==> flow/design.v <==
module count_fifo #(   
    parameter DATA_WIDTH = 8,
    parameter FIFO_DEPTH = 4
) (
    input logic clk,
    input logic rst,
    input logic wr_en,
    input logic rd_en,
    input logic [DATA_WIDTH-1:0] wdata,
    output logic [DATA_WIDTH-1:0] rdata,
    output logic full,
    output logic empty
);
  localparam ADDR_WIDTH = $clog2(FIFO_DEPTH);
  logic [DATA_WIDTH-1:0] fifo_mem[FIFO_DEPTH];
  logic [ADDR_WIDTH-1:0] write_ptr, read_ptr;
  logic [ADDR_WIDTH:0] fifo_count;
  always_ff @(posedge clk) begin
    if (rst) begin
      write_ptr  <= 0;
      read_ptr   <= 0;
      fifo_count <= 0;
    end else begin
      case ({
        wr_en, rd_en
      })
        2'b10:   fifo_count <= fifo_count + 1;
        2'b01:   fifo_count <= fifo_count - 1;
        default: fifo_count <= fifo_count;
      endcase
      if (wr_en && !full) begin
        fifo_mem[write_ptr] <= wdata;
        write_ptr <= write_ptr + 1;
      end
      if (rd_en && !empty) begin
        rdata <= fifo_mem[read_ptr];
        read_ptr <= read_ptr + 1;
      end
    end
  end
  assign full  = (fifo_count == FIFO_DEPTH);
  assign empty = (fifo_count == 0);
endmodule
module le_fifo #(
    parameter DATA_WIDTH = 8,
    parameter FIFO_DEPTH = 4
) (
    input logic clk,
    input logic rst,
    input logic wr_en,
    input logic rd_en,
    input logic [DATA_WIDTH-1:0] wdata,
    output logic [DATA_WIDTH-1:0] rdata,
    output logic full,
    output logic empty
);
  localparam ADDR_WIDTH = $clog2(FIFO_DEPTH);
  logic [DATA_WIDTH-1:0] fifo_mem[FIFO_DEPTH];
  logic [ADDR_WIDTH-1:0] write_ptr, read_ptr;
  always_ff @(posedge clk) begin
    if (rst) begin
      write_ptr <= 0;
      read_ptr  <= 0;
    end else begin
      if (wr_en && !full) begin
        fifo_mem[write_ptr] <= wdata;
        write_ptr <= write_ptr + 1;
      end
      if (rd_en && !empty) begin
        rdata <= fifo_mem[read_ptr];
        read_ptr <= read_ptr + 1;
      end
    end
  end
  assign full  = ((write_ptr + 1'b1) == read_ptr);
  assign empty = (write_ptr == read_ptr);
endmodule
module wbit_fifo #(
    parameter DATA_WIDTH = 8,
    parameter FIFO_DEPTH = 4
) (
    input logic clk,
    input logic rst,
    input logic wr_en,
    input logic rd_en,
    input logic [DATA_WIDTH-1:0] wdata,
    output logic [DATA_WIDTH-1:0] rdata,
    output logic full,
    output logic empty
);
  localparam ADDR_WIDTH = $clog2(FIFO_DEPTH);
  logic [DATA_WIDTH-1:0] fifo_mem[FIFO_DEPTH];
  logic [ADDR_WIDTH:0] write_ptr, read_ptr;
  logic wrap_around;
  always_ff @(posedge clk) begin
    if (rst) begin
      write_ptr <= 0;
      read_ptr  <= 0;
    end else begin
      if (wr_en && !full) begin
        fifo_mem[write_ptr[ADDR_WIDTH-1:0]] <= wdata;
        write_ptr <= write_ptr + 1;
      end
      if (rd_en && !empty) begin
        rdata <= fifo_mem[read_ptr[ADDR_WIDTH-1:0]];
        read_ptr <= read_ptr + 1;
      end
    end
  end
  assign wrap_around = (write_ptr[ADDR_WIDTH] ^ read_ptr[ADDR_WIDTH]);
  assign full = wrap_around & (write_ptr[ADDR_WIDTH-1:0] == read_ptr[ADDR_WIDTH-1:0]);
  assign empty = (write_ptr == read_ptr);
endmodule
module uart_tx #(
    parameter DATA_WIDTH = 8,
    parameter FIFO_DEPTH = 16
) (
    input logic clk_i,
    input logic rst_ni,
    input logic [15:0] baud_div_i,
    input logic tx_we_i,      
    input logic tx_en_i,      
    input logic [DATA_WIDTH-1:0] din_i,  
    output logic empty_o,   
    output logic full_o,    
    output logic tx_bit_o   
);
  localparam COUNTER_WIDTH = $clog2(DATA_WIDTH);
  logic                     rd_en;   
  logic [   DATA_WIDTH-1:0] data;   
  logic [   DATA_WIDTH-1:0] data_q;   
  logic [COUNTER_WIDTH-1:0] bit_counter;   
  logic [             15:0] baud_counter;   
  typedef enum logic [1:0] {
    IDLE,            
    SENDING_START,   
    SENDING_DATA,    
    SENDING_STOP     
  } state_t;
  state_t state, next_state;
  wbit_fifo #(
      .DATA_WIDTH(DATA_WIDTH),
      .FIFO_DEPTH(FIFO_DEPTH)
  ) tx_buffer (
      .clk  (clk_i),
      .rst  (!rst_ni),
      .wr_en(tx_we_i),
      .rd_en(rd_en),
      .wdata(din_i),
      .rdata(data),
      .full (full_o),
      .empty(empty_o)
  );
  always_comb begin
    next_state = state;
    rd_en = 1'b0;   
    unique case (state)
      IDLE: begin
        if (tx_en_i && !empty_o) begin
          rd_en = 1'b1;
          next_state = SENDING_START;
        end
      end
      SENDING_START: begin
        if (baud_counter == baud_div_i - 1) begin
          next_state = SENDING_DATA;
        end
      end
      SENDING_DATA: begin
        if (baud_counter == baud_div_i - 1 && bit_counter == DATA_WIDTH - 1) begin
          next_state = SENDING_STOP;
        end
      end
      SENDING_STOP: begin
        if (baud_counter == baud_div_i - 1) begin
          if (tx_en_i && !empty_o) begin
            rd_en = 1'b1;
            next_state = SENDING_START;
          end else begin
            next_state = IDLE;
          end
        end
      end
    endcase
    case (state)
      IDLE:          tx_bit_o = 1'b1;
      SENDING_START: tx_bit_o = 1'b0;
      SENDING_DATA:  tx_bit_o = data_q[bit_counter];
      SENDING_STOP:  tx_bit_o = 1'b1;
      default:       tx_bit_o = 1'b1;
    endcase
  end
  always_ff @(posedge clk_i or negedge rst_ni) begin
    if (!rst_ni) begin
      state <= IDLE;
      baud_counter <= 0;
      bit_counter <= 0;
      data_q <= '1;
    end else begin
      state <= next_state;
      if (state == IDLE) begin
        baud_counter <= 0;
      end else if (baud_counter == baud_div_i - 1) begin
        baud_counter <= 0;
      end else begin
        baud_counter <= baud_counter + 1;
      end
      if (baud_counter == baud_div_i - 1) begin
        case (state)
          IDLE: begin
            bit_counter <= 0;
          end
          SENDING_START: begin
            bit_counter <= 0;
            data_q <= data;
          end
          SENDING_DATA: begin
            if (bit_counter < DATA_WIDTH - 1) begin
              bit_counter <= bit_counter + 1;
            end
          end
          SENDING_STOP: begin
            bit_counter <= 0;
          end
          default: ;
        endcase
      end
    end
  end
endmodule
module uart_rx #(
    parameter DATA_WIDTH = 8,
    parameter FIFO_DEPTH = 16
) (
    input logic        clk_i,        
    input logic        rst_ni,       
    input logic [15:0] baud_div_i,   
    input logic        rx_re_i,      
    input logic        rx_en_i,      
    input logic        rx_bit_i,     
    output logic [DATA_WIDTH-1:0] dout_o,   
    output logic                  full_o,   
    output logic                  empty_o   
);
  localparam COUNTER_WIDTH = $clog2(DATA_WIDTH + 1);
  logic [   DATA_WIDTH-1:0] rx_data_reg;   
  logic [COUNTER_WIDTH-1:0] bit_counter;   
  logic [             15:0] baud_counter;   
  typedef enum logic [1:0] {
    IDLE,   
    START_BIT,   
    DATA_BITS,   
    STOP_BIT   
  } state_t;
  state_t state, next_state;
  logic mid_tick;
  logic end_tick;
  logic rx_we;
  assign mid_tick = (baud_counter == (baud_div_i >> 1));
  assign end_tick = (baud_counter == baud_div_i);
  wbit_fifo #(
      .DATA_WIDTH(DATA_WIDTH),
      .FIFO_DEPTH(FIFO_DEPTH)
  ) rx_buffer (
      .clk  (clk_i),
      .rst  (!rst_ni),
      .wr_en(rx_we),
      .rd_en(rx_re_i),
      .wdata(rx_data_reg),
      .rdata(dout_o),
      .full (full_o),
      .empty(empty_o)
  );
  assign rx_we = (state == STOP_BIT) && end_tick;
  always_comb begin
    next_state = state;
    unique case (state)
      IDLE: begin
        if (rx_en_i && !rx_bit_i && !full_o) begin
          next_state = START_BIT;
        end
      end
      START_BIT: begin
        if (mid_tick) begin
          if (!rx_bit_i) begin
            next_state = DATA_BITS;
          end else begin
            next_state = IDLE;
          end
        end
      end
      DATA_BITS: begin
        if (mid_tick && bit_counter == DATA_WIDTH - 1) begin
          next_state = STOP_BIT;
        end
      end
      STOP_BIT: begin
        if (mid_tick) begin
          if (rx_bit_i == 1'b1) begin
            next_state = IDLE;
          end
        end
      end
    endcase
  end
  always_ff @(posedge clk_i or negedge rst_ni) begin
    if (!rst_ni) begin
      state    <= IDLE;
      baud_counter <= '0;
      bit_counter <= '0;
      rx_data_reg <= '0;
    end else begin
      state <= next_state;
      if (state == IDLE || end_tick) begin
        baud_counter <= '0;
      end else begin
        baud_counter <= baud_counter + 1'b1;
      end
      if (mid_tick) begin
        if (state == DATA_BITS) begin
          rx_data_reg[bit_counter] <= rx_bit_i;
          if (bit_counter < DATA_WIDTH - 1) begin
            bit_counter <= bit_counter + 1'b1;
          end
        end else if (state == START_BIT) begin
          bit_counter <= '0;
        end
      end
    end
  end
endmodule
module uart #(
    parameter DATA_WIDTH = 8,
    parameter FIFO_DEPTH = 16
) (
    input  logic        clk_i,        
    input  logic        rst_ni,       
    input  logic        stb_i,        
    input  logic [ 1:0] adr_i,        
    input  logic [ 3:0] byte_sel_i,   
    input  logic        we_i,         
    input  logic [31:0] dat_i,        
    output logic [31:0] dat_o,        
    input  logic        uart_rx_i,    
    output logic        uart_tx_o     
);
  logic                                                                                                               [          15:0] baud_div_reg;   
  logic                                                                                                                                tx_en_reg;   
  logic                                                                                                                                rx_en_reg;   
  logic                                                                                                                                tx_full_o;   
  logic                                                                                                                                tx_empty_o;   
  logic                                                                                                                                rx_full_o;   
  logic                                                                                                                                rx_empty_o;   
  logic                                                                                                                                rx_frame_error;   
  logic                                                                                                                                tx_we_o;   
  logic                                                                                                                                rx_re_o;   
  logic                                                                                                               [DATA_WIDTH-1:0] dout_o;   
  logic                                                                                                               [          31:0] rdata;
  logic                                                                                                                                rd_state;
  assign rx_frame_error = 1'b0;
  enum logic [1:0] {UART_BAUD_ADDR = 2'b00, UART_CTRL_ADDR = 2'b01, UART_STATUS_ADDR = 2'b10, UART_DATA_ADDR = 2'b11}                  uart_reg_e;
  uart_tx #(
      .DATA_WIDTH(DATA_WIDTH),
      .FIFO_DEPTH(FIFO_DEPTH)
  ) uart_tx_inst (
      .clk_i     (clk_i),
      .rst_ni    (rst_ni),
      .baud_div_i(baud_div_reg),
      .tx_we_i   (tx_we_o),
      .tx_en_i   (tx_en_reg),
      .din_i     (dat_i[DATA_WIDTH-1:0]),
      .full_o    (tx_full_o),
      .empty_o   (tx_empty_o),
      .tx_bit_o  (uart_tx_o)
  );
  uart_rx #(
      .DATA_WIDTH(DATA_WIDTH),
      .FIFO_DEPTH(FIFO_DEPTH)
  ) uart_rx_inst (
      .clk_i     (clk_i),
      .rst_ni    (rst_ni),
      .baud_div_i(baud_div_reg),
      .rx_re_i   (rx_re_o),
      .rx_en_i   (rx_en_reg),
      .dout_o    (dout_o),
      .full_o    (rx_full_o),
      .empty_o   (rx_empty_o),
      .rx_bit_i  (uart_rx_i)
  );
  always_ff @(posedge clk_i) begin
    if (!rst_ni) begin
      baud_div_reg <= 16'd0;
      tx_en_reg    <= 1'b0;
      rx_en_reg    <= 1'b0;
    end else if (stb_i && we_i) begin
      unique case (adr_i)
        UART_BAUD_ADDR: begin
          if (byte_sel_i[0] || byte_sel_i[1]) baud_div_reg <= dat_i[15:0];
        end
        UART_CTRL_ADDR: begin
          if (byte_sel_i[0]) begin
            tx_en_reg <= dat_i[0];
            rx_en_reg <= dat_i[1];
          end
        end
        default: ;   
      endcase
    end
  end
  always_comb begin
    tx_we_o = 1'b0;
    rx_re_o = 1'b0;
    if (stb_i) begin
      unique case (adr_i)
        UART_DATA_ADDR: begin
          if (we_i) begin
            tx_we_o = ~tx_full_o;
          end else begin
            rx_re_o = ~rx_empty_o;
          end
        end
        default: ;
      endcase
    end
  end
  always_ff @(posedge clk_i) begin
    if (!rst_ni) begin
      rdata <= '0;
      rd_state <= '0;
    end else begin
      rdata <= rdata;
      rd_state <= stb_i && adr_i == UART_DATA_ADDR && !we_i && !rx_empty_o;
      if (stb_i) begin
        unique case (adr_i)
          UART_BAUD_ADDR:   rdata <= {16'b0, baud_div_reg};
          UART_CTRL_ADDR:   rdata <= {29'b0, rx_en_reg, tx_en_reg};
          UART_STATUS_ADDR: rdata <= {27'b0, rx_frame_error, rx_empty_o, rx_full_o, tx_empty_o, tx_full_o};
          default:          rdata <= '0;
        endcase
      end
    end
  end
  assign dat_o = rd_state ? {{(32 - DATA_WIDTH) {1'b0}}, dout_o} : rdata;
endmodule
* Step by step through the tools: uart
The steps from the RTL of uart to its reports follow in flow order.
Line numbers count from 1 in the design file above.
Cell names lack the library's common part.
The mark - stands for no value.
- Top :: uart
- Clock port :: clk_i
- Cell library :: sky130hd
- Timing corner :: tt_025C_1v80

* Word level
Source: Yosys, flattened and elaborated, memories not mapped. Widths are those after wreduce. Registers that Yosys merges into a memory's read port (data or address) are not register bits. Print and check cells do not count.
Yosys's memory passes give these memory sizes; they may raise the number of words (mostly to a power of two), join words into wider ones and drop unused or constant bits.
- Register bits after elaboration :: 130
- Bits in latches :: 0
- RAM bits :: 256
- Bits in read-only memories :: 0
- Word width x clocked read ports :: 16
- Memories :: 2
- Bits of input ports :: 43
- Output and inout port bits :: 33
- Word-level cells :: 157
- Add/subtract/negate cells :: 10
- Multiply operators :: 0
- Div/mod/pow operators :: 0
- $lt $le $gt $ge :: 2
- Equal/unequal tests :: 29
- Shift-type cells :: 3
- Muxes and demuxes :: 45
- Bitwise operators :: 9
- Reduce/logical cells :: 40
** Memories
- uart_rx_inst.rx_buffer.fifo_mem :: depth 16, width 8, read ports 1, wr ports 1, RTL line 92 : logic [DATA_WIDTH-1:0] fifo_mem[FIFO_DEPTH];
- uart_tx_inst.tx_buffer.fifo_mem :: depth 16, width 8, read ports 1, wr ports 1, RTL line 92
** Operators by type and width (number)
- 16-bit parallel mux with 3-bit select :: 1
- 16-bit 2-to-1 mux :: 3
- 16-bit by 1-bit adder with 16-bit output with constant B :: 2
- 16-bit by 32-bit equality test with 1-bit output :: 1
- 32-bit 2-to-1 mux :: 1
- 8-bit 2-to-1 mux :: 4
- 4-bit 2-to-1 mux :: 7
- 5-bit by 1-bit adder with 5-bit output with constant B :: 4
- 2-bit 2-to-1 mux :: 10
- 2-bit by 1-bit inequality test with 1-bit output with constant B :: 9
- 16-bit by 1-bit subtractor with 17-bit output with constant B :: 1
- 16-bit by 15-bit equality test with 1-bit output :: 1
- 16-bit equality test :: 1
- 2-bit parallel mux with 4-bit select :: 2
- 1-bit logical AND :: 14
- 1-bit 2-to-1 mux :: 13
- 2-bit equality test with constant B :: 6
- 3-bit AND reduction :: 4
- 5-bit equality test :: 2
- 1-bit by 5-bit variable shift with 8-bit output :: 1
- 1-bit by 5-bit variable shift with 8-bit output with constant A :: 1
- 2-bit AND reduction :: 4
- 4-bit equality test :: 2
- 8-bit by 3-bit variable part select with 1-bit output :: 1
- 8-bit AND :: 1
- 8-bit bitwise OR :: 1
- 8-bit NOT :: 1
- 1-bit logical NOT :: 6
Other operator kinds: 22; their cells: 34.

* Depth
Depth = most cells in a row (Yosys ltp): at word level without a register or memory, in the mapped netlist without a sequential cell, where the memories' decode and read muxes count.
- Depth in word-level cells :: 9
- ABC_AREA :: 0
- Depth in mapped cells :: 14
- Depth with buffers taken out :: 10

* After synthesis
Yosys stat after the flow's synthesis: flattened, memories mapped to cells. It holds for the ABC_AREA given above (unset counts as 0); a run with the other value may have another netlist.
The area totals of this step are shown rounded.
- Standard cells after synthesis :: 1211
- Chip area (Yosys) :: 17210 um^2
- Area of sequential cells :: 10860 um^2
- Flip-flop cells :: 390
- Buffer cells :: 92
** Cell types
- edfxtp_1 :: number 272, area in all 8.17E+03 um^2
- mux4_2 :: number 82, area in all 1.85E+03 um^2
- dfrtp_1 :: number 53, area in all 1.33E+03 um^2
- dfxtp_1 :: number 55, area in all 1.1E+03 um^2
- xnor2_1 :: number 67, area in all 586.813 um^2
- nand2_1 :: number 93, area in all 349.085 um^2
- nor2_1 :: number 84, area in all 315.302 um^2
- xor2_1 :: number 31, area in all 271.51 um^2
- dfstp_2 :: number 10, area in all 262.752 um^2
- ha_1 :: number 20, area in all 250.24 um^2
- nor2b_1 :: number 36, area in all 225.216 um^2
- clkbuf_1 :: number 59, area in all 221.462 um^2
- mux2_2 :: number 17, area in all 191.434 um^2
- nand3_1 :: number 35, area in all 175.168 um^2
- a21boi_0 :: number 20, area in all 150.144 um^2
- mux2i_1 :: number 15, area in all 150.144 um^2
- buf_4 :: number 19, area in all 142.637 um^2
- nand4_1 :: number 22, area in all 137.632 um^2
Not listed: further types 42, cells in them 221.
By module: a second synthesis without flattening, with its own total; a netlist apart from the flattened one above.
- Cells (unflattened synthesis) :: 1260
- Area (unflattened synthesis) :: 17860 um^2
Each row is one instance without its submodules.
** Modules
- wbit_fifo :: times used 2, cells 315, area 5992 um^2, seq. area 4284 um^2
- uart_tx :: times used 1, cells 223, area 2132 um^2, seq. area 787.0 um^2
- uart_rx :: times used 1, cells 208, area 1982 um^2, seq. area 802.0 um^2
- uart :: times used 1, cells 199, area 1767 um^2, seq. area 700.7 um^2

* Timing after synthesis
Path of least setup slack by OpenSTA after synthesis, without wires, with an ideal clock, recovery checks aside; 20% of the period is set as input and as output delay. Where synthesis merged equal registers, the netlist keeps one of their names.
- Path kind :: input to register
- Start point :: input adr_i[1]
- End point :: memory uart_tx_inst.tx_buffer.fifo_mem[0][0]
- Clock period :: 10.0 ns
- Input delay :: 2.000 ns
- Library setup time :: 0.370 ns
- Launch time at the first pin :: 2.000 ns
- Arrival time :: 3.400 ns
- Data required time :: 9.630 ns
- Slack :: 6.230 ns
- Path delay :: 1.770 ns
- Driving pins on the path :: 5
- Buffers on the path :: 1
- Synthesis period reached :: 3.77 ns
"path delay" is the arrival time less input delay plus setup time.
"driving pins on the path": output pins that drive a net of the path, with the launching flip-flop's if there is one; two outputs of one cell count as two.
"synthesis period reached" is the clock period less the worst setup slack; recovery checks do not enter. This is arithmetic on one report: input and output delays are still those of the set period (20% each).
Between the ends stands the longest chain of elaborated cells between them, by number of cells; it is not shown to be the way that was timed. Of several equally long chains one is given.
Each line given opens the expression or statement behind the cell; cells for indexed reads and writes are added by Yosys, which also makes memories of some case tables.
Only ways into the end's enable, where the timed path ends, are counted here.
- Cell sequence :: clkbuf_1 -> and3_1 -> o211ai_1 -> or3_1 -> nor2_1
- Length of the longest elaborated chain :: 6
- Elaborated cells between the ends (all ways) :: 8
- Classes of those cells :: 1 x eq/ne; 6 x mux; 1 x reduce/logical
** Ends and longest elaborated chain, after synthesis
- start: declaration :: RTL line 339 : input  logic [ 1:0] adr_i,
- 2-bit equality test :: RTL line 414 : unique case (adr_i)
- 1-bit 2-to-1 mux :: RTL line 414
- 1-bit 2-to-1 mux :: RTL line 413 : if (stb_i) begin
- 1-bit logical AND :: RTL line 100 : if (wr_en && !full) begin
- 4-bit 2-to-1 mux :: RTL line 100
- 4-bit 2-to-1 mux :: RTL line 96 : if (rst) begin
- end: declaration :: RTL line 92 : logic [DATA_WIDTH-1:0] fifo_mem[FIFO_DEPTH];

* Timing after layout
From the final timing report of flow run A: the path of least setup slack in the routed layout; clock arrival at registers is part of the times.
- Path kind :: register to register
- Start point :: register baud_div_reg[3]
- End point :: memory uart_rx_inst.rx_buffer.fifo_mem[1][5]
- Clock period :: 4.63 ns
- Library setup time :: 0.37 ns
- Launch time at the first pin :: 0.57 ns
- Arrival time :: 3.56 ns
- Data required time :: 4.80 ns
- Slack :: 1.24 ns
- Driving pins on the path :: 7
- Buffers on the path :: 0
Between the ends stands the longest chain of elaborated cells between them, by number of cells; it is not shown to be the way that was timed. Of several equally long chains one is given.
Only ways into the end's enable, where the timed path ends, are counted here.
- Cell sequence :: dfxtp_1 -> xnor2_1 -> nand4_1 -> nor4_1 -> and3_1 -> nand2_1 -> nor2_1
- Length of the longest elaborated chain :: 5
- Elaborated cells between the ends (all ways) :: 7
- RTL lines with such cells :: 4
- Classes of those cells :: 1 x eq/ne; 4 x mux; 2 x reduce/logical
** Ends and longest elaborated chain, after layout
- start: declaration :: RTL line 347 : logic ...
- start: assignment :: RTL line 392 : baud_div_reg <= 16'd0;
- start: assignment :: RTL line 398 : if (byte_sel_i[0] || byte_sel_i[1]) baud_div_reg <= dat_i[15:0];
- 16-bit equality test :: RTL line 260 : assign end_tick = (baud_counter == baud_div_i);
- 1-bit logical AND :: RTL line 274 : assign rx_we = (state == STOP_BIT) && end_tick;
- 1-bit logical AND :: RTL line 100 : if (wr_en && !full) begin
- 4-bit 2-to-1 mux :: RTL line 100
- 4-bit 2-to-1 mux :: RTL line 96 : if (rst) begin
- end: declaration :: RTL line 92 : logic [DATA_WIDTH-1:0] fifo_mem[FIFO_DEPTH];

Lab notebook: uart

Module uart, platform sky130hd: 3 stored runs of the flow (Yosys, OpenROAD) with differing settings, in no particular order. Input and output delays are each 20% of the period that was set; the output load is 0.01 pF.
By "reached clock period" is meant the clock period of the run minus its worst setup slack. This is arithmetic on one report: input and output delays are still those of the set period (20% each).
"critical path time" = time allowed to the worst setup path (clock period - input delay - output delay, where it has them) - its slack; a late launch clock adds to it, a late capture clock takes from it.
"overall power" rests on the timing tool's default activity at the inputs, not on a simulated workload.
Values from the reports are rounded here.

* Flow run A
** Files
==> flow/run.sh <==
#!/bin/bash
# the make line also repeats the synthesis and layout settings of config.mk as NAME=value (left out here)
make -C /OpenROAD-flow-scripts/flow DESIGN_CONFIG=/design/flow/config.mk WORK_HOME=/design/flow/orfs CLKGATE_MAP_FILE= finish
==> flow/config.mk <==
export PLATFORM = sky130hd
export DESIGN_NAME = uart
export DESIGN_NICKNAME = uart
export VERILOG_FILES = /design/flow/design.v
export SDC_FILE = /design/flow/constraint.sdc
export NUM_CORES = 4
export LEC_CHECK = 0
export CAP_MARGIN = 20
export CORE_MARGIN = 2
export CORE_UTILIZATION = 40
export PLACE_DENSITY = 0.6
export SETUP_SLACK_MARGIN = 1.21
export SLEW_MARGIN = 20
==> flow/constraint.sdc <==
create_clock -name core_clock -period 4.63 [get_ports {clk_i}]
set_input_delay 0.9260 -clock core_clock [delete_from_list [all_inputs] [get_ports {clk_i}]]
set_output_delay 0.9260 -clock core_clock [all_outputs]
set_load 0.01 [all_outputs]
** Results
- Overall power :: 8.143 mW
- Utilization in the final report :: 46.3 %
- Area inside the die boundary :: 44690 um^2
- Synthesis area :: 17210 um^2
- Setup slack of the critical path :: 1.240 ns
- Reached clock period :: 3.390 ns
- Critical path time :: 3.39 ns
- Class of the worst setup path :: register to register

* Flow run B
** Files
==> flow/run.sh <==
#!/bin/bash
# the make line also repeats the synthesis and layout settings of config.mk as NAME=value (left out here)
make -C /OpenROAD-flow-scripts/flow DESIGN_CONFIG=/design/flow/config.mk WORK_HOME=/design/flow/orfs CLKGATE_MAP_FILE= finish
==> flow/config.mk <==
export PLATFORM = sky130hd
export DESIGN_NAME = uart
export DESIGN_NICKNAME = uart
export VERILOG_FILES = /design/flow/design.v
export SDC_FILE = /design/flow/constraint.sdc
export NUM_CORES = 4
export LEC_CHECK = 0
export CAP_MARGIN = 20
export CORE_MARGIN = 2
export CORE_UTILIZATION = 40
export PLACE_DENSITY = 0.6
export SLEW_MARGIN = 20
==> flow/constraint.sdc <==
create_clock -name core_clock -period 4.63 [get_ports {clk_i}]
set_input_delay 0.9260 -clock core_clock [delete_from_list [all_inputs] [get_ports {clk_i}]]
set_output_delay 0.9260 -clock core_clock [all_outputs]
set_load 0.01 [all_outputs]
** Results
- Overall power :: 8.073 mW
- Utilization in the final report :: 46.2 %
- Area inside the die boundary :: 44690 um^2
- Synthesis area :: 17210 um^2
- Setup slack of the critical path :: 0.551 ns
- Reached clock period :: 4.079 ns
- Critical path time :: 4.08 ns
- Class of the worst setup path :: register to register

* Flow run C
** Files
==> flow/run.sh <==
#!/bin/bash
# the make line also repeats the synthesis and layout settings of config.mk as NAME=value (left out here)
make -C /OpenROAD-flow-scripts/flow DESIGN_CONFIG=/design/flow/config.mk WORK_HOME=/design/flow/orfs CLKGATE_MAP_FILE= finish
==> flow/config.mk <==
export PLATFORM = sky130hd
export DESIGN_NAME = uart
export DESIGN_NICKNAME = uart
export VERILOG_FILES = /design/flow/design.v
export SDC_FILE = /design/flow/constraint.sdc
export NUM_CORES = 4
export LEC_CHECK = 0
export CAP_MARGIN = 20
export CORE_MARGIN = 2
export CORE_UTILIZATION = 40
export PLACE_DENSITY = 0.6
export SLEW_MARGIN = 20
==> flow/constraint.sdc <==
create_clock -name core_clock -period 10.0 [get_ports {clk_i}]
set_input_delay 2.0000 -clock core_clock [delete_from_list [all_inputs] [get_ports {clk_i}]]
set_output_delay 2.0000 -clock core_clock [all_outputs]
set_load 0.01 [all_outputs]
** Results
- Overall power :: 3.755 mW
- Utilization in the final report :: 45.8 %
- Area inside the die boundary :: 44690 um^2
- Synthesis area :: 17210 um^2
- Setup slack of the critical path :: 5.361 ns
- Reached clock period :: 4.639 ns
- Critical path time :: 2.64 ns
- Class of the worst setup path :: register to output
